==> flow/design.v <==
module PC(
	input CLK,
	input RST,
	input EN,
	input [15:0] NEXT,
	output reg [15:0] ADDR
);
always @(posedge CLK) begin
	if (RST)
		ADDR <= 16'd0;
	else if (EN)
		ADDR <= NEXT;
end
endmodule
module DECODER(
	input [15:0] COMMAND,
	output reg [3:0] CAL,
	output reg [1:0] MODE,
	output reg [7:0] IM,
	output reg [3:0] REG_A,
	output reg [3:0] REG_B,
	output reg [3:0] REG_O,
	output reg [1:0] REG_O_TYPE,
	output reg [1:0] JUMP_MODE,  
	output reg REG_WRITE,
	output reg [1:0] SEL,  
	output reg MEM_WRITE,
	output reg INOUT_FLAG
);
always @* begin
	CAL = 4'b0000;
	MODE = 2'b10;
	IM = 8'd0;
	REG_A = 4'd0;
	REG_B = 4'd0;
	REG_O = 4'd0;
	REG_O_TYPE = 2'b11;
	JUMP_MODE = 2'b11;
	REG_WRITE = 1'b0;
	SEL = 2'b00;
	MEM_WRITE = 1'b0;
	INOUT_FLAG = 1'b0;
	if (COMMAND[15] == 1) begin
		CAL[3] = 1'b0;
		CAL[2:0] = COMMAND[14:12];
		MODE = 2'b00;
		IM = COMMAND[7:0];
		REG_A = COMMAND[11:8];
		SEL = 2'b10;
		REG_WRITE = 1;
	end
	else if (COMMAND[14] == 1) begin
		CAL = COMMAND[13:10];
		if (COMMAND[9:8] == 2'b00) begin
			MODE = 2'b00;
			REG_A = COMMAND[7:4];
			REG_B = COMMAND[3:0];
			SEL = 2'b00;
			REG_WRITE = 1;
		end
		else if (COMMAND[9:8] == 2'b01) begin
			MODE = 2'b01;
			REG_A = COMMAND[7:4];
			REG_B = COMMAND[3:0];
			SEL = 2'b00;
			REG_WRITE = 0;
		end
		else if (COMMAND[9:8] == 2'b10) begin
			MODE = 2'b10;
			REG_O_TYPE = COMMAND[13:12];
			INOUT_FLAG = COMMAND[11];
			REG_O = COMMAND[7:4];
			REG_A = COMMAND[3:0];
			SEL = 2'b01;
			REG_WRITE = 1;
		end
		else begin
			MODE = 2'b11;
			REG_A = COMMAND[7:4];
			REG_B = COMMAND[3:0];
			SEL = 2'b00;
			REG_WRITE = COMMAND[10];
			MEM_WRITE = ~COMMAND[10];
		end
	end
	else if (COMMAND[12] == 1) begin
		if (COMMAND[7:4] == 4'b0000) begin
			CAL = 4'b0000;
			MODE = 2'b10;
			SEL = 2'b11;
			JUMP_MODE = COMMAND[9:8];
			if (COMMAND[3:0] == 4'b0000) begin
				REG_A = 4'd12;
				REG_B = 4'd13;
			end
			else begin
				REG_A = 4'd14;
				REG_B = 4'd15;
			end
			REG_WRITE = 0;
		end
		else if (COMMAND[7:4] == 4'b0001) begin
			CAL = 4'b1011;
			MODE = 2'b00;
			REG_A = COMMAND[3:0];
			IM = 8'b00000000;
			SEL = 2'b10;
			REG_WRITE = 1;
		end
		else if (COMMAND[7:4] == 4'b0010) begin
			CAL = 4'b0000;
			MODE = 2'b10;
			REG_O_TYPE = 2'b10;
			REG_O = COMMAND[3:0];
			SEL = 2'b01;
			REG_WRITE = 0;
			JUMP_MODE = 2'b10;
		end
	end
end
endmodule
module REG_DC (
	input CLK,
	input EN,
	input [127:0] REG_R,
	input [1:0] SEL,
	input [3:0] REG_A_ADDR,
	input [3:0] REG_B_ADDR,
	input [3:0] REG_O_ADDR,
	input [7:0] IM,
	output reg [7:0] REG_A,
	output reg [7:0] REG_B
 );
 wire [7:0] REG_A_VALUE = REG_R[REG_A_ADDR*8 +: 8];
 wire [7:0] REG_B_VALUE = REG_R[REG_B_ADDR*8 +: 8];
 always @(posedge CLK) begin
	if (EN) begin
		case (SEL)
			2'b00: begin
				REG_A <= REG_A_VALUE;
				REG_B <= REG_B_VALUE;
			end
			2'b01: begin
				REG_A <= {4'b0000, REG_O_ADDR};
				REG_B <= 8'd0;
			end
			2'b10: begin
				REG_A <= REG_A_VALUE;
				REG_B <= IM;
			end
			2'b11: begin
				REG_A <= {4'b0000, REG_B_ADDR};
				REG_B <= 8'd0;
			end
		endcase
	end
 end
 endmodule
module ALU(
	input CLK,
	input RST,
	input EN,
	input KILL,
	input [7:0] IN_A,
	input [7:0] IN_B,
	input [3:0] CAL,
	input [1:0] MODE,
	output [7:0] OUT,
	output C_OUT,
	output reg F_OUT
);
reg [8:0] RESULT;
assign C_OUT = RESULT[8];
assign OUT = RESULT[7:0];
wire C_IN = RESULT[8];
always @(posedge CLK) begin
	if (RST) begin
		RESULT <= 9'd0;
		F_OUT <= 1'b0;
	end
	else if (EN) begin
		if (KILL) begin
			RESULT <= 9'd0;
			F_OUT <= 1'b0;
		end
		else begin
			case (MODE)
				2'b00: begin
					case (CAL)
						4'b0000: RESULT <= IN_A + IN_B;
						4'b0001: RESULT <= IN_A - IN_B;
						4'b0010: RESULT <= $signed(IN_A) * $signed(IN_B);
						4'b0011: RESULT <= IN_A << IN_B;
						4'b0100: RESULT <= IN_A >> IN_B;
						4'b0101: RESULT <= IN_A & IN_B;
						4'b0110: RESULT <= IN_A | IN_B;
						4'b0111: RESULT <= IN_A ^ IN_B;
						4'b1000: RESULT <= $unsigned(IN_A) * $unsigned(IN_B);
						4'b1001: RESULT <= IN_A + IN_B + C_IN;
						4'b1010: RESULT <= IN_A - IN_B - C_IN;
						4'b1011: RESULT <= ~IN_A;
						default: RESULT <= 9'b000000000;
					endcase
					F_OUT <= 0;
				end
				2'b01: begin
					case (CAL)
						4'b0000: F_OUT <= IN_A == IN_B;
						4'b0001: F_OUT <= IN_A != IN_B;
						4'b0010: F_OUT <= IN_A < IN_B;
						4'b0011: F_OUT <= IN_A > IN_B;
						4'b0100: F_OUT <= IN_A <= IN_B;
						4'b0101: F_OUT <= IN_A >= IN_B;
						default: F_OUT <= 0;
					endcase
					RESULT <= 9'b000000000;
				end
				default: begin
					F_OUT <= 0;
					RESULT <= {1'b0, IN_A};
				end
			endcase
		end
	end
end
endmodule
module MEM(
	input CLK,
	input EN,
	input KILL,
	input [7:0] REG_A,
	input [7:0] REG_B,
	input [7:0] ADDR,
	input [1:0] MODE,
	input MEM_WRITE,
	output reg [7:0] Q
);
reg [7:0] MEM [255:0];
always @(posedge CLK) begin
	if (EN) begin
		if (MODE == 2'b11) begin
			if (MEM_WRITE) begin
				if (!KILL)
					MEM[REG_B] <= REG_A;
			end
			else
				Q <= MEM[REG_B];
		end
		else
			Q <= ADDR;
	end
end
endmodule
module REG_WB(
	input CLK,
	input RST,
	input EN,
	input REG_WRITE,
	input F_FLAG,
	input INOUT_FLAG,
	input [7:0] INT_FLAG_OUT,
	input [15:0] PC,
	input [3:0] REG_A_ADDR,
	input [1:0] MODE,
	input [1:0] JUMP_MODE,
	input [1:0] REG_O_TYPE,
	input [7:0] DATA,
	input [31:0] INPUT,
	output reg [15:0] NEXT,
	output [127:0] REG_R_OUT,
	output [63:0] REG_IO_OUT,
	output [63:0] REG_INT_FLAG_OUT,
	output INT_PROCESS
);
reg [7:0]  REG_R  [15:0];
reg [7:0]  REG_IO [7:0];
reg [23:0] REG_INT [7:0];
reg INT_FLAG;
reg [15:0] INT_PREV_PC;
assign INT_PROCESS = INT_FLAG;
genvar g;
generate
	for (g = 0; g < 16; g = g + 1) begin : gen_r
		assign REG_R_OUT[g*8 +: 8] = REG_R[g];
	end
	for (g = 0; g < 8; g = g + 1) begin : gen_io
		assign REG_IO_OUT[g*8 +: 8] = REG_IO[g];
		assign REG_INT_FLAG_OUT[g*8 +: 8] = REG_INT[g][23:16];
	end
endgenerate
wire [7:0] IO_READ = DATA[2] ? INPUT[DATA[1:0]*8 +: 8] : REG_IO[DATA[2:0]];
integer i;
always @(posedge CLK) begin
	if (RST) begin
		NEXT <= 16'd0;
		INT_FLAG <= 1'b0;
		INT_PREV_PC <= 16'd0;
		for (i = 0; i < 16; i = i + 1)
			REG_R[i] <= 8'd0;
		for (i = 0; i < 8; i = i + 1) begin
			REG_IO[i] <= 8'd0;
			REG_INT[i] <= 24'd0;
		end
	end
	else if (EN) begin
		if ((INT_FLAG_OUT != 8'b0) & !INT_FLAG) begin
			INT_FLAG <= 1;
			if (INT_FLAG_OUT[0])
				NEXT <= REG_INT[0][15:0];
			else if (INT_FLAG_OUT[1])
				NEXT <= REG_INT[1][15:0];
			else if (INT_FLAG_OUT[2])
				NEXT <= REG_INT[2][15:0];
			else if (INT_FLAG_OUT[3])
				NEXT <= REG_INT[3][15:0];
			else if (INT_FLAG_OUT[4])
				NEXT <= REG_INT[4][15:0];
			else if (INT_FLAG_OUT[5])
				NEXT <= REG_INT[5][15:0];
			else if (INT_FLAG_OUT[6])
				NEXT <= REG_INT[6][15:0];
			else
				NEXT <= REG_INT[7][15:0];
			INT_PREV_PC <= PC;
		end
		else if (REG_WRITE) begin
			case (MODE)
				2'b00: REG_R[REG_A_ADDR] <= DATA;
				2'b11: REG_R[REG_A_ADDR] <= DATA;
				2'b10: begin
					REG_IO[4] <= INPUT[7:0];
					REG_IO[5] <= INPUT[15:8];
					REG_IO[6] <= INPUT[23:16];
					REG_IO[7] <= INPUT[31:24];
					case (REG_O_TYPE)
						2'b00: begin
							if (INOUT_FLAG)
								REG_R[REG_A_ADDR] <= IO_READ;
							else
								REG_IO[DATA[2:0]] <= REG_R[REG_A_ADDR];
						end
						2'b01: begin
							if (REG_A_ADDR == 4'd0) begin
								REG_INT[DATA[2:0]][15:8] <= REG_R[12];
								REG_INT[DATA[2:0]][7:0] <= REG_R[13];
							end
							else begin
								REG_INT[DATA[2:0]][15:8] <= REG_R[14];
								REG_INT[DATA[2:0]][7:0] <= REG_R[15];
							end
						end
						2'b10: REG_INT[DATA[2:0]][23:16] <= REG_R[REG_A_ADDR];
						default: ;
					endcase
				end
				default: ;
			endcase
			NEXT <= PC + 16'b1;
		end
		else begin
			case (JUMP_MODE)
				2'b00: begin
					NEXT[15:8] <= REG_R[REG_A_ADDR];
					NEXT[7:0] <= REG_R[DATA[3:0]];
				end
				2'b01: begin
					if (F_FLAG) begin
						NEXT[15:8] <= REG_R[REG_A_ADDR];
						NEXT[7:0] <= REG_R[DATA[3:0]];
					end
					else
						NEXT <= PC + 16'b1;
				end
				2'b10: begin
					NEXT <= INT_PREV_PC;
					INT_FLAG <= 0;
				end
				default: NEXT <= PC + 16'b1;
			endcase
		end
	end
end
endmodule
module INPUT_INT(
	input CLK,
	input RST,
	input EN,
	input [7:0] INPUT,
	input [7:0] REG_INT,
	output reg INT_FLAG
);
reg [7:0] PREV_INPUT;
always @(posedge CLK) begin
	if (RST) begin
		INT_FLAG <= 1'b0;
		PREV_INPUT <= 8'd0;
	end
	else if (EN) begin
		if (REG_INT[1:0] == 2'b01)
			INT_FLAG <= |(~PREV_INPUT & INPUT);
		else if (REG_INT[1:0] == 2'b11)
			INT_FLAG <= |(PREV_INPUT & ~INPUT);
		else
			INT_FLAG <= 0;
		PREV_INPUT <= INPUT;
	end
end
endmodule
module TIMER_INT(
	input CLK,
	input RST,
	input EN,
	input [7:0] REG_INT,
	output reg INT_FLAG
);
reg [5:0] TIMER_COUNT;
reg [9:0] CNT;
wire CLK_TIMER = CNT == 10'd999;
always @(posedge CLK) begin
	if (RST) begin
		INT_FLAG <= 1'b0;
		TIMER_COUNT <= 6'd0;
		CNT <= 10'd0;
	end
	else if (EN) begin
		if (REG_INT[0] & (REG_INT[7:2] == TIMER_COUNT) & CLK_TIMER) begin
			INT_FLAG <= 1;
			TIMER_COUNT <= 6'b0;
		end
		else if (CLK_TIMER) begin
			TIMER_COUNT <= TIMER_COUNT + 6'b1;
		end
		else
			INT_FLAG <= 0;
		if (CNT == 10'd999)
			CNT <= 10'd0;
		else
			CNT <= CNT + 10'd1;
	end
end
endmodule
module AYUMU(
	input CLK,
	input RST,
	input [31:0] INPUT,
	output [31:0] OUTPUT,
	output [15:0] IADDR,
	input [15:0] IDATA
);
reg [4:0] CLKS;
always @(posedge CLK) begin
	if (RST)
		CLKS <= 5'b00001;
	else begin
		case (CLKS)
			5'b00001: CLKS <= 5'b00010;
			5'b00010: CLKS <= 5'b00100;
			5'b00100: CLKS <= 5'b01000;
			5'b01000: CLKS <= 5'b10000;
			5'b10000: CLKS <= 5'b00001;
			default: CLKS <= 5'b00001;
		endcase
	end
end
wire EN_DC  = CLKS[0];
wire EN_EX  = CLKS[1];
wire EN_MEM = CLKS[2];
wire EN_WB  = CLKS[3];
wire EN_FT  = CLKS[4];
reg F_FLAG;
always @(posedge CLK) begin
	if (RST)
		F_FLAG <= 1'b0;
	else if (EN_EX)
		F_FLAG <= F_OUT;
end
wire [15:0] NEXT;
wire [15:0] ADDR;
wire [15:0] COMMAND;
wire [3:0] CAL;
wire [1:0] MODE;
wire [7:0] IM;
wire [3:0] REG_A_ADDR;
wire [3:0] REG_B_ADDR;
wire [3:0] REG_O_ADDR;
wire [1:0] REG_O_TYPE;
wire [1:0] JUMP_MODE;
wire REG_WRITE;
wire [1:0] SEL;
wire MEM_WRITE;
wire INOUT_FLAG;
wire [127:0] REG_R;
wire [63:0] REG_IO;
wire [63:0] REG_INT;
wire [7:0] REG_A;
wire [7:0] REG_B;
wire [7:0] INT_FLAG_OUT;
wire [7:0] ALU_OUT;
wire C_OUT;
wire F_OUT;
wire [7:0] DATA;
wire INT_PROCESS;
wire INT_TAKE = (INT_FLAG_OUT != 8'b0) & !INT_PROCESS;
assign OUTPUT[31:0] = REG_IO[31:0];
assign IADDR = ADDR;
assign COMMAND = IDATA;
PC PC(.CLK(CLK), .RST(RST), .EN(EN_FT), .NEXT(NEXT), .ADDR(ADDR));
DECODER DECODER(.COMMAND(COMMAND), .CAL(CAL), .MODE(MODE), .IM(IM), .REG_A(REG_A_ADDR), .REG_B(REG_B_ADDR),
															 .REG_O(REG_O_ADDR), .REG_O_TYPE(REG_O_TYPE), .JUMP_MODE(JUMP_MODE), .REG_WRITE(REG_WRITE),
															 .SEL(SEL), .MEM_WRITE(MEM_WRITE), .INOUT_FLAG(INOUT_FLAG));
REG_DC REG_DC(.CLK(CLK), .EN(EN_DC), .REG_R(REG_R), .SEL(SEL), .REG_A_ADDR(REG_A_ADDR),
													.REG_B_ADDR(REG_B_ADDR), .REG_O_ADDR(REG_O_ADDR), .IM(IM), .REG_A(REG_A), .REG_B(REG_B));
ALU ALU(.CLK(CLK), .RST(RST), .EN(EN_EX), .KILL(INT_TAKE), .IN_A(REG_A), .IN_B(REG_B), .CAL(CAL), .MODE(MODE), .OUT(ALU_OUT), .C_OUT(C_OUT), .F_OUT(F_OUT));
MEM MEM(.CLK(CLK), .EN(EN_MEM), .KILL(INT_TAKE), .REG_A(REG_A), .REG_B(REG_B), .ADDR(ALU_OUT), .MODE(MODE), .MEM_WRITE(MEM_WRITE), .Q(DATA));
REG_WB REG_WB(.CLK(CLK), .RST(RST), .EN(EN_WB), .REG_WRITE(REG_WRITE), .F_FLAG(F_FLAG), .INOUT_FLAG(INOUT_FLAG), .INT_FLAG_OUT(INT_FLAG_OUT), .PC(ADDR), .REG_A_ADDR(REG_A_ADDR), .MODE(MODE),
													  .JUMP_MODE(JUMP_MODE), .REG_O_TYPE(REG_O_TYPE), .DATA(DATA), .INPUT(INPUT), .NEXT(NEXT), .REG_R_OUT(REG_R), .REG_IO_OUT(REG_IO), .REG_INT_FLAG_OUT(REG_INT), .INT_PROCESS(INT_PROCESS));
INPUT_INT INPUT_0(.CLK(CLK), .RST(RST), .EN(EN_WB), .INPUT(INPUT[7:0]), .REG_INT(REG_INT[7:0]), .INT_FLAG(INT_FLAG_OUT[0]));
INPUT_INT INPUT_1(.CLK(CLK), .RST(RST), .EN(EN_WB), .INPUT(INPUT[15:8]), .REG_INT(REG_INT[15:8]), .INT_FLAG(INT_FLAG_OUT[1]));
INPUT_INT INPUT_2(.CLK(CLK), .RST(RST), .EN(EN_WB), .INPUT(INPUT[23:16]), .REG_INT(REG_INT[23:16]), .INT_FLAG(INT_FLAG_OUT[2]));
INPUT_INT INPUT_3(.CLK(CLK), .RST(RST), .EN(EN_WB), .INPUT(INPUT[31:24]), .REG_INT(REG_INT[31:24]), .INT_FLAG(INT_FLAG_OUT[3]));
TIMER_INT TIMER_0 (.CLK(CLK), .RST(RST), .EN(EN_WB), .REG_INT(REG_INT[39:32]), .INT_FLAG(INT_FLAG_OUT[4]));
TIMER_INT TIMER_1 (.CLK(CLK), .RST(RST), .EN(EN_WB), .REG_INT(REG_INT[47:40]), .INT_FLAG(INT_FLAG_OUT[5]));
TIMER_INT TIMER_2 (.CLK(CLK), .RST(RST), .EN(EN_WB), .REG_INT(REG_INT[55:48]), .INT_FLAG(INT_FLAG_OUT[6]));
TIMER_INT TIMER_3 (.CLK(CLK), .RST(RST), .EN(EN_WB), .REG_INT(REG_INT[63:56]), .INT_FLAG(INT_FLAG_OUT[7]));
endmodule
; ---- Step by step through the tools: AYUMU
; Tool output for the design above before and after an edit, in the order of the flow.
; Lines under "before" count in the file above, lines under "after" in the edited file.
; "diff": "after" minus "before" as printed here. "rel_change_pct": 100 x difference / "before".
; Operators: Yosys type, input widths -> output width; for muxes data width and select width s.
; A cell with n/a has no value.
[setup]
top = AYUMU
clock_port = CLK
cell_library = sky130hd
lib_corner = tt_025C_1v80

; ---- Diff
; The edit as a unified diff against the file above.
; The edit is scripted: it alters the design's behaviour and was not made to optimise anything.
; begin of diff
@@ -505,5 +505,5 @@
 assign IADDR = ADDR;
 assign COMMAND = IDATA;
-PC PC(.CLK(CLK), .RST(RST), .EN(EN_FT), .NEXT(NEXT), .ADDR(ADDR));
+assign ADDR = 0;
 DECODER DECODER(.COMMAND(COMMAND), .CAL(CAL), .MODE(MODE), .IM(IM), .REG_A(REG_A_ADDR), .REG_B(REG_B_ADDR),
 															 .REG_O(REG_O_ADDR), .REG_O_TYPE(REG_O_TYPE), .JUMP_MODE(JUMP_MODE), .REG_WRITE(REG_WRITE),
; end of diff

; ---- After elaboration
; Source: Yosys, flattened and elaborated, memories not mapped. Widths are those after wreduce. Print and check cells do not count.
; Yosys's memory passes give these memory sizes; they may raise the number of words (mostly to a power of two), join words into wider ones and drop unused or constant bits.
[bits]
columns = item, before, after, diff, rel_change_pct
row1 = ramBits, 2432, 2432, 0, 0.00
row2 = regBits, 193, 143, -50, -25.91
row3 = n_memories, 4, 4, 0, 0.00
row4 = out_inout_bits, 48, 48, 0, 0.00
row5 = inputBits, 50, 50, 0, 0.00
[op_classes]
columns = item, before, after, diff, rel_change_pct
row1 = mux, 302, 276, -26, -8.61
row2 = n_mul, 2, 2, 0, 0.00
row3 = n_cmp, 4, 0, -4, -100.00
row4 = reduce_logical, 37, 35, -2, -5.41
row5 = shift, 5, 5, 0, 0.00
row6 = n_logic, 36, 36, 0, 0.00
row7 = addsub, 13, 12, -1, -7.69
row8 = equal, 53, 50, -3, -5.66
[ops]
columns = operator, before, after, diff, rel_change_pct
row1 = $mux 8, 82, 62, -20, -24.39
row2 = $mux 1, 98, 96, -2, -2.04
row3 = $pmux 8 s3, 4, 2, -2, -50.00
row4 = $mux 4, 29, 28, -1, -3.45
row5 = $reduce_and 2->1, 10, 9, -1, -10.00
row6 = $eq 2x1->1 const B, 9, 8, -1, -11.11
row7 = $logic_not 2->1, 5, 4, -1, -20.00
row8 = $ne 2x1->1 const B, 5, 4, -1, -20.00
row9 = $add 16x1->16 const B, 1, 0, -1, -100.00
row10 = $eq 8x8->1, 1, 0, -1, -100.00
row11 = $ge 8x8->1, 1, 0, -1, -100.00
row12 = $gt 8x8->1, 1, 0, -1, -100.00
row13 = $le 8x8->1, 1, 0, -1, -100.00
row14 = $lt 8x8->1, 1, 0, -1, -100.00
row15 = $ne 2x2->1 const B, 1, 2, 1, 100.00
row16 = $ne 8x8->1, 1, 0, -1, -100.00
row17 = $pmux 1 s6, 1, 0, -1, -100.00
; Unchanged operator kinds not shown: 47.

; ---- Depth
; Depth = most cells in a row (Yosys ltp): at word level without a register or memory, in the mapped netlist without a sequential cell, where the memories' decode and read muxes count.
[depth]
columns = item, before, after, diff, rel_change_pct
row1 = word_depth, 15, 15, 0, 0.00
row2 = abc_area, 0, 0, n/a, n/a
row3 = ltp_mapped, 20, 21, 1, 5.00

; ---- Mapped cells and area
; Yosys stat after the flow's synthesis: flattened, memories mapped to cells. It holds for the ABC_AREA given above (unset counts as 0); a run with the other value may have another netlist.
[synth_totals]
columns = item, before, after, diff, rel_change_pct
row1 = cell_count, 6659, 6316, -343, -5.15
row2 = synth_area_um2, 112684.3, 102872.4, -9811.9, -8.71
row3 = ffs, 2609, 2430, -179, -6.86
row4 = sequential_area_um2, 76533.4, 71668.7, -4864.7, -6.36
[types]
columns = type, before, after, diff, rel_change_pct
row1 = sky130_fd_sc_hd__mux4_2, 676, 441, -235, -34.76
row2 = sky130_fd_sc_hd__nor2_1, 860, 684, -176, -20.47
row3 = sky130_fd_sc_hd__a22oi_1, 30, 195, 165, 550.00
row4 = sky130_fd_sc_hd__edfxtp_1, 2428, 2300, -128, -5.27
row5 = sky130_fd_sc_hd__nand2_1, 264, 373, 109, 41.29
row6 = sky130_fd_sc_hd__dfxtp_1, 181, 130, -51, -28.18
row7 = sky130_fd_sc_hd__buf_6, 49, 3, -46, -93.88
row8 = sky130_fd_sc_hd__a31oi_1, 20, 63, 43, 215.00
row9 = sky130_fd_sc_hd__nand2b_1, 57, 16, -41, -71.93
row10 = sky130_fd_sc_hd__clkbuf_1, 175, 214, 39, 22.29
row11 = sky130_fd_sc_hd__mux2i_1, 312, 342, 30, 9.62
row12 = sky130_fd_sc_hd__a221oi_1, 19, 46, 27, 142.11
row13 = sky130_fd_sc_hd__o21ai_0, 91, 68, -23, -25.27
row14 = sky130_fd_sc_hd__buf_4, 45, 23, -22, -48.89
row15 = sky130_fd_sc_hd__nand3b_1, 25, 5, -20, -80.00
row16 = sky130_fd_sc_hd__a22o_1, 12, 31, 19, 158.33
row17 = sky130_fd_sc_hd__o21ai_1, 30, 12, -18, -60.00
row18 = sky130_fd_sc_hd__o2111ai_1, 10, 28, 18, 180.00
; Unchanged cell types not shown: 13.
; The list need not be complete.
; The figures by module come from a second, unflattened synthesis with its own total; it is not the netlist above.
[hier_totals]
columns = item, before, after, diff, rel_change_pct
row1 = hier_cells, 7182, 7149, -33, -0.46
row2 = hier_area_um2, 114767.6, 114512.3, -255.3, -0.22
; Each row is one instance without its submodules.
[by_module_before]
columns = module, n_inst, area_um2, n_cells
row1 = MEM, 1, 79834.1, 3773
row2 = REG_WB, 1, 20548.5, 1746
row3 = ALU, 1, 4987.3, 660
row4 = TIMER_INT, 4, 850.8, 95
row5 = REG_DC, 1, 2778.9, 256
row6 = INPUT_INT, 4, 450.4, 49
row7 = DECODER, 1, 590.6, 97
row8 = PC, 1, 580.6, 52
row9 = AYUMU, 1, 242.7, 22
[by_module_after]
columns = module, n_inst, area_um2, n_cells
row1 = MEM, 1, 80103.1, 3812
row2 = REG_WB, 1, 20477.1, 1707
row3 = ALU, 1, 4987.3, 660
row4 = TIMER_INT, 4, 850.8, 95
row5 = REG_DC, 1, 2778.9, 256
row6 = INPUT_INT, 4, 450.4, 49
row7 = DECODER, 1, 594.3, 99
row8 = AYUMU, 1, 366.6, 39

; ---- Path before layout
; Source: OpenSTA report_checks on the synthesized netlist (no wires, ideal clock, input and output delay 20% of the period each), path of least setup slack; recovery checks are left aside. Register names are those of the netlist, which keeps one name where synthesis merged equal registers.
[synth_path]
columns = item, before, after, diff, rel_change_pct
row1 = kind, reg-to-reg, reg-to-reg, n/a, n/a
row2 = startpoint, register REG_DC.REG_A[1], register REG_DC.REG_A[3], n/a, n/a
row3 = endpoint, register ALU.RESULT[8], register ALU.RESULT[8], n/a, n/a
row4 = n_path_buf, 0, 0, 0, n/a
row5 = arrival_time_ps, 8086, 7452, -634, -7.84
row6 = tclk_ps, 10000, 10000, 0, 0.00
row7 = setup_time_ps, 81, 115, 34, n/a
row8 = slack_ps, 1833, 2434, 601, n/a
row9 = path_delay_ps, 8167, 7567, -600, -7.35
row10 = driving_pins, 17, 19, 2, 11.76
row11 = t_first_pin_ps, 0, 0, 0, n/a
row12 = period_less_setup_slack_ps, 8167, 7566, -601, -7.36
; "path_delay_ps" is the arrival time less input delay plus setup time.
; "driving_pins" counts driving pins, that of a launching flip-flop among them; a cell with two outputs on the path counts twice.
; "period_less_setup_slack_ps" = period - worst setup slack (recovery checks aside). The figure is calculated, with input and output delays left at 20% of the set period.
; A register here has more assigning lines than the two given.
[synth_between_before]
path_cell_list = sky130_fd_sc_hd__edfxtp_1 > sky130_fd_sc_hd__inv_1 > sky130_fd_sc_hd__nor2_1 > sky130_fd_sc_hd__inv_1 > sky130_fd_sc_hd__fa_1 > sky130_fd_sc_hd__fa_1 > sky130_fd_sc_hd__fa_1 > sky130_fd_sc_hd__fa_1 > sky130_fd_sc_hd__inv_1 > sky130_fd_sc_hd__ha_1 > sky130_fd_sc_hd__a21oi_1 > sky130_fd_sc_hd__xnor2_1 > sky130_fd_sc_hd__xnor2_1 > sky130_fd_sc_hd__xnor2_1 > sky130_fd_sc_hd__a31oi_1 > sky130_fd_sc_hd__o221a_2 > sky130_fd_sc_hd__a41oi_1
[synth_lines_before]
columns = item, line_no
row1 = "start, declared", 131  ; output reg [7:0] REG_A,
row2 = "start, assigned", 144  ; REG_A <= {4'b0000, REG_O_ADDR};
row3 = "start, assigned", 152  ; REG_A <= {4'b0000, REG_B_ADDR};
row4 = "end, assigned", 190  ; 4'b0000: RESULT <= IN_A + IN_B;
row5 = "end, assigned", 191  ; 4'b0001: RESULT <= IN_A - IN_B;
row6 = "end, declared", 172  ; reg [8:0] RESULT;
; before: Chain of elaborated cells between the ends: none given.
[synth_between_after]
path_cell_list = sky130_fd_sc_hd__edfxtp_1 > sky130_fd_sc_hd__ha_1 > sky130_fd_sc_hd__inv_1 > sky130_fd_sc_hd__fa_1 > sky130_fd_sc_hd__inv_1 > sky130_fd_sc_hd__ha_1 > sky130_fd_sc_hd__inv_1 > sky130_fd_sc_hd__fa_1 > sky130_fd_sc_hd__fa_1 > sky130_fd_sc_hd__inv_1 > sky130_fd_sc_hd__ha_1 > sky130_fd_sc_hd__a21o_1 > sky130_fd_sc_hd__a21oi_1 > sky130_fd_sc_hd__xnor2_1 > sky130_fd_sc_hd__xnor2_1 > sky130_fd_sc_hd__xnor2_1 > sky130_fd_sc_hd__nand2_1 > sky130_fd_sc_hd__o211ai_1 > sky130_fd_sc_hd__o21a_1
[synth_lines_after]
columns = item, line_no
row1 = "start, declared", 131  ; output reg [7:0] REG_A,
row2 = "start, assigned", 144  ; REG_A <= {4'b0000, REG_O_ADDR};
row3 = "start, assigned", 152  ; REG_A <= {4'b0000, REG_B_ADDR};
row4 = "end, assigned", 190  ; 4'b0000: RESULT <= IN_A + IN_B;
row5 = "end, assigned", 191  ; 4'b0001: RESULT <= IN_A - IN_B;
row6 = "end, declared", 172  ; reg [8:0] RESULT;
; after: Chain of elaborated cells between the ends: none given.

; ---- Timing after layout
; From the final timing report of each run of set A: the path of least setup slack in the routed layout; clock arrival at registers is part of the times.
; The path's times are printed in steps of 10 ps; the period is the one set.
[layout_path]
columns = item, before, after, diff, rel_change_pct
row1 = kind, reg-to-reg, input-to-reg, n/a, n/a
row2 = startpoint, register REG_DC.REG_B[3], input port IDATA[4], n/a, n/a
row3 = endpoint, register ALU.RESULT[6], register REG_DC.REG_A[1], n/a, n/a
row4 = arrival_time_ps, 6090, 5870, -220, -3.61
row5 = slack_ps, 1510, 1610, 100, n/a
row6 = tclk_ps, 6900, 6900, 0, 0.00
row7 = input_delay_ps, n/a, 1380, n/a, n/a
row8 = driving_pins, 19, 9, -10, -52.63
row9 = n_path_buf, 0, 1, 1, n/a
row10 = t_first_pin_ps, 830, 1380, 550, 66.27
row11 = setup_time_ps, 130, 290, 160, n/a
; The rows between start and end are the longest chain of elaborated cells between them; the timing report does not say that the signal goes this way. Where chains are equally long, one stands for them.
; Each line given opens the expression or statement behind the cell; cells for indexed reads and writes are added by Yosys, which also makes memories of some case tables.
; A register here has more assigning lines than the two given.
[layout_between_before]
path_cell_list = sky130_fd_sc_hd__edfxtp_1 > sky130_fd_sc_hd__inv_1 > sky130_fd_sc_hd__nor2_1 > sky130_fd_sc_hd__fa_1 > sky130_fd_sc_hd__inv_1 > sky130_fd_sc_hd__fa_1 > sky130_fd_sc_hd__inv_1 > sky130_fd_sc_hd__fa_1 > sky130_fd_sc_hd__inv_1 > sky130_fd_sc_hd__fa_1 > sky130_fd_sc_hd__inv_1 > sky130_fd_sc_hd__ha_1 > sky130_fd_sc_hd__inv_1 > sky130_fd_sc_hd__xnor2_1 > sky130_fd_sc_hd__nor3_1 > sky130_fd_sc_hd__a311oi_1 > sky130_fd_sc_hd__a21oi_1 > sky130_fd_sc_hd__a2111oi_0 > sky130_fd_sc_hd__a31oi_1
elab_chain_cells = 5
cells_between = 11
[layout_lines_before]
columns = item, line_no
row1 = "start, declared", 132  ; output reg [7:0] REG_B
row2 = "start, assigned", 141  ; REG_B <= REG_B_VALUE;
row3 = "start, assigned", 145  ; REG_B <= 8'd0;
row4 = $sub 8x8->9, 200  ; 4'b1010: RESULT <= IN_A - IN_B - C_IN;
row5 = $sub 9x1->9, 200
row6 = $pmux 9 s12, 189  ; case (CAL)
row7 = $pmux 9 s2, 187  ; case (MODE)
row8 = $mux 9, 182  ; if (KILL) begin
row9 = "end, assigned", 190  ; 4'b0000: RESULT <= IN_A + IN_B;
row10 = "end, assigned", 191  ; 4'b0001: RESULT <= IN_A - IN_B;
row11 = "end, declared", 172  ; reg [8:0] RESULT;
[layout_between_after]
path_cell_list = sky130_fd_sc_hd__clkdlybuf4s50_1 > sky130_fd_sc_hd__inv_1 > sky130_fd_sc_hd__o211ai_4 > sky130_fd_sc_hd__o21a_1 > sky130_fd_sc_hd__mux2i_1 > sky130_fd_sc_hd__o32ai_1 > sky130_fd_sc_hd__a221oi_2 > sky130_fd_sc_hd__mux2i_2 > sky130_fd_sc_hd__o22ai_1
elab_chain_cells = 10
cells_between = 34
cone_lines = 11
[layout_lines_after]
columns = item, line_no
row1 = "start, declared", 448  ; input [15:0] IDATA
row2 = $eq 4x2->1, 110  ; else if (COMMAND[7:4] == 4'b0010) begin
row3 = $mux 1, 110
row4 = $mux 2, 102  ; else if (COMMAND[7:4] == 4'b0001) begin
row5 = $mux 2, 87  ; if (COMMAND[7:4] == 4'b0000) begin
row6 = $mux 2, 86  ; else if (COMMAND[12] == 1) begin
row7 = $mux 2, 52  ; else if (COMMAND[14] == 1) begin
row8 = $mux 2, 43  ; if (COMMAND[15] == 1) begin
row9 = $logic_not 2->1, 138  ; case (SEL)
row10 = $reduce_or 2->1, n/a
row11 = $pmux 8 s3, 138
row12 = "end, assigned", 144  ; REG_A <= {4'b0000, REG_O_ADDR};
row13 = "end, assigned", 152  ; REG_A <= {4'b0000, REG_B_ADDR};
row14 = "end, declared", 131  ; output reg [7:0] REG_A,

; ---- Layout results
; Runs of the flow (Yosys, OpenROAD) on both versions; the two runs of a pair have the same settings. The constraints put input and output delay at 20% of the set period each and load the outputs with 0.01 pF.
[flow_settings_set_A]
CORE_UTILIZATION = 40
period_ns = 6.9
CAP_MARGIN = 20
CORE_MARGIN = 2
SLEW_MARGIN = 20
[results_set_A]
columns = item, before, after, diff, rel_change_pct
row1 = fin_ws_ps, 1515, 1611, 96, n/a
row2 = final_cell_area_um2, 126843.0, 116676.0, -10167.0, -8.02
row3 = total_die_area_um2, 285974.0, 261254.0, -24720.0, -8.64
row4 = post_synth_area_um2, 112684.3, 102872.4, -9811.9, -8.71
row5 = post_route_util_frac, 0.453, 0.455, 0.002, n/a
row6 = setup_tns_ps, 0, 0, 0, n/a
row7 = holdWs_ps, 459, 467, 8, n/a
row8 = fin_power_mw, 40.879, 38.035, -2.844, -6.96
[flow_settings_set_B]
CAP_MARGIN = 25
CORE_UTILIZATION = 22
CTS_CLUSTER_DIAMETER = 389
CTS_CLUSTER_SIZE = 57
MAX_ROUTING_LAYER = met4
MIN_ROUTING_LAYER = met2
PLACE_DENSITY_LB_ADDON = 0.09
period_ns = 10.7
CORE_MARGIN = 2
SLEW_MARGIN = 20
[results_set_B]
columns = item, before, after, diff, rel_change_pct
row1 = fin_ws_ps, 3886, 4059, 173, n/a
row2 = final_cell_area_um2, 123775.0, 113205.0, -10570.0, -8.54
row3 = total_die_area_um2, 517939.0, 473089.0, -44850.0, -8.66
row4 = post_synth_area_um2, 112684.3, 102872.4, -9811.9, -8.71
row5 = post_route_util_frac, 0.243, 0.243, 0.000, n/a
row6 = setup_tns_ps, 0, 0, 0, n/a
row7 = holdWs_ps, 474, 487, 13, n/a
row8 = fin_power_mw, 21.429, 20.538, -0.891, -4.16
; "fin_power_mw": no workload was simulated; the value follows from the tool's default switching activity.
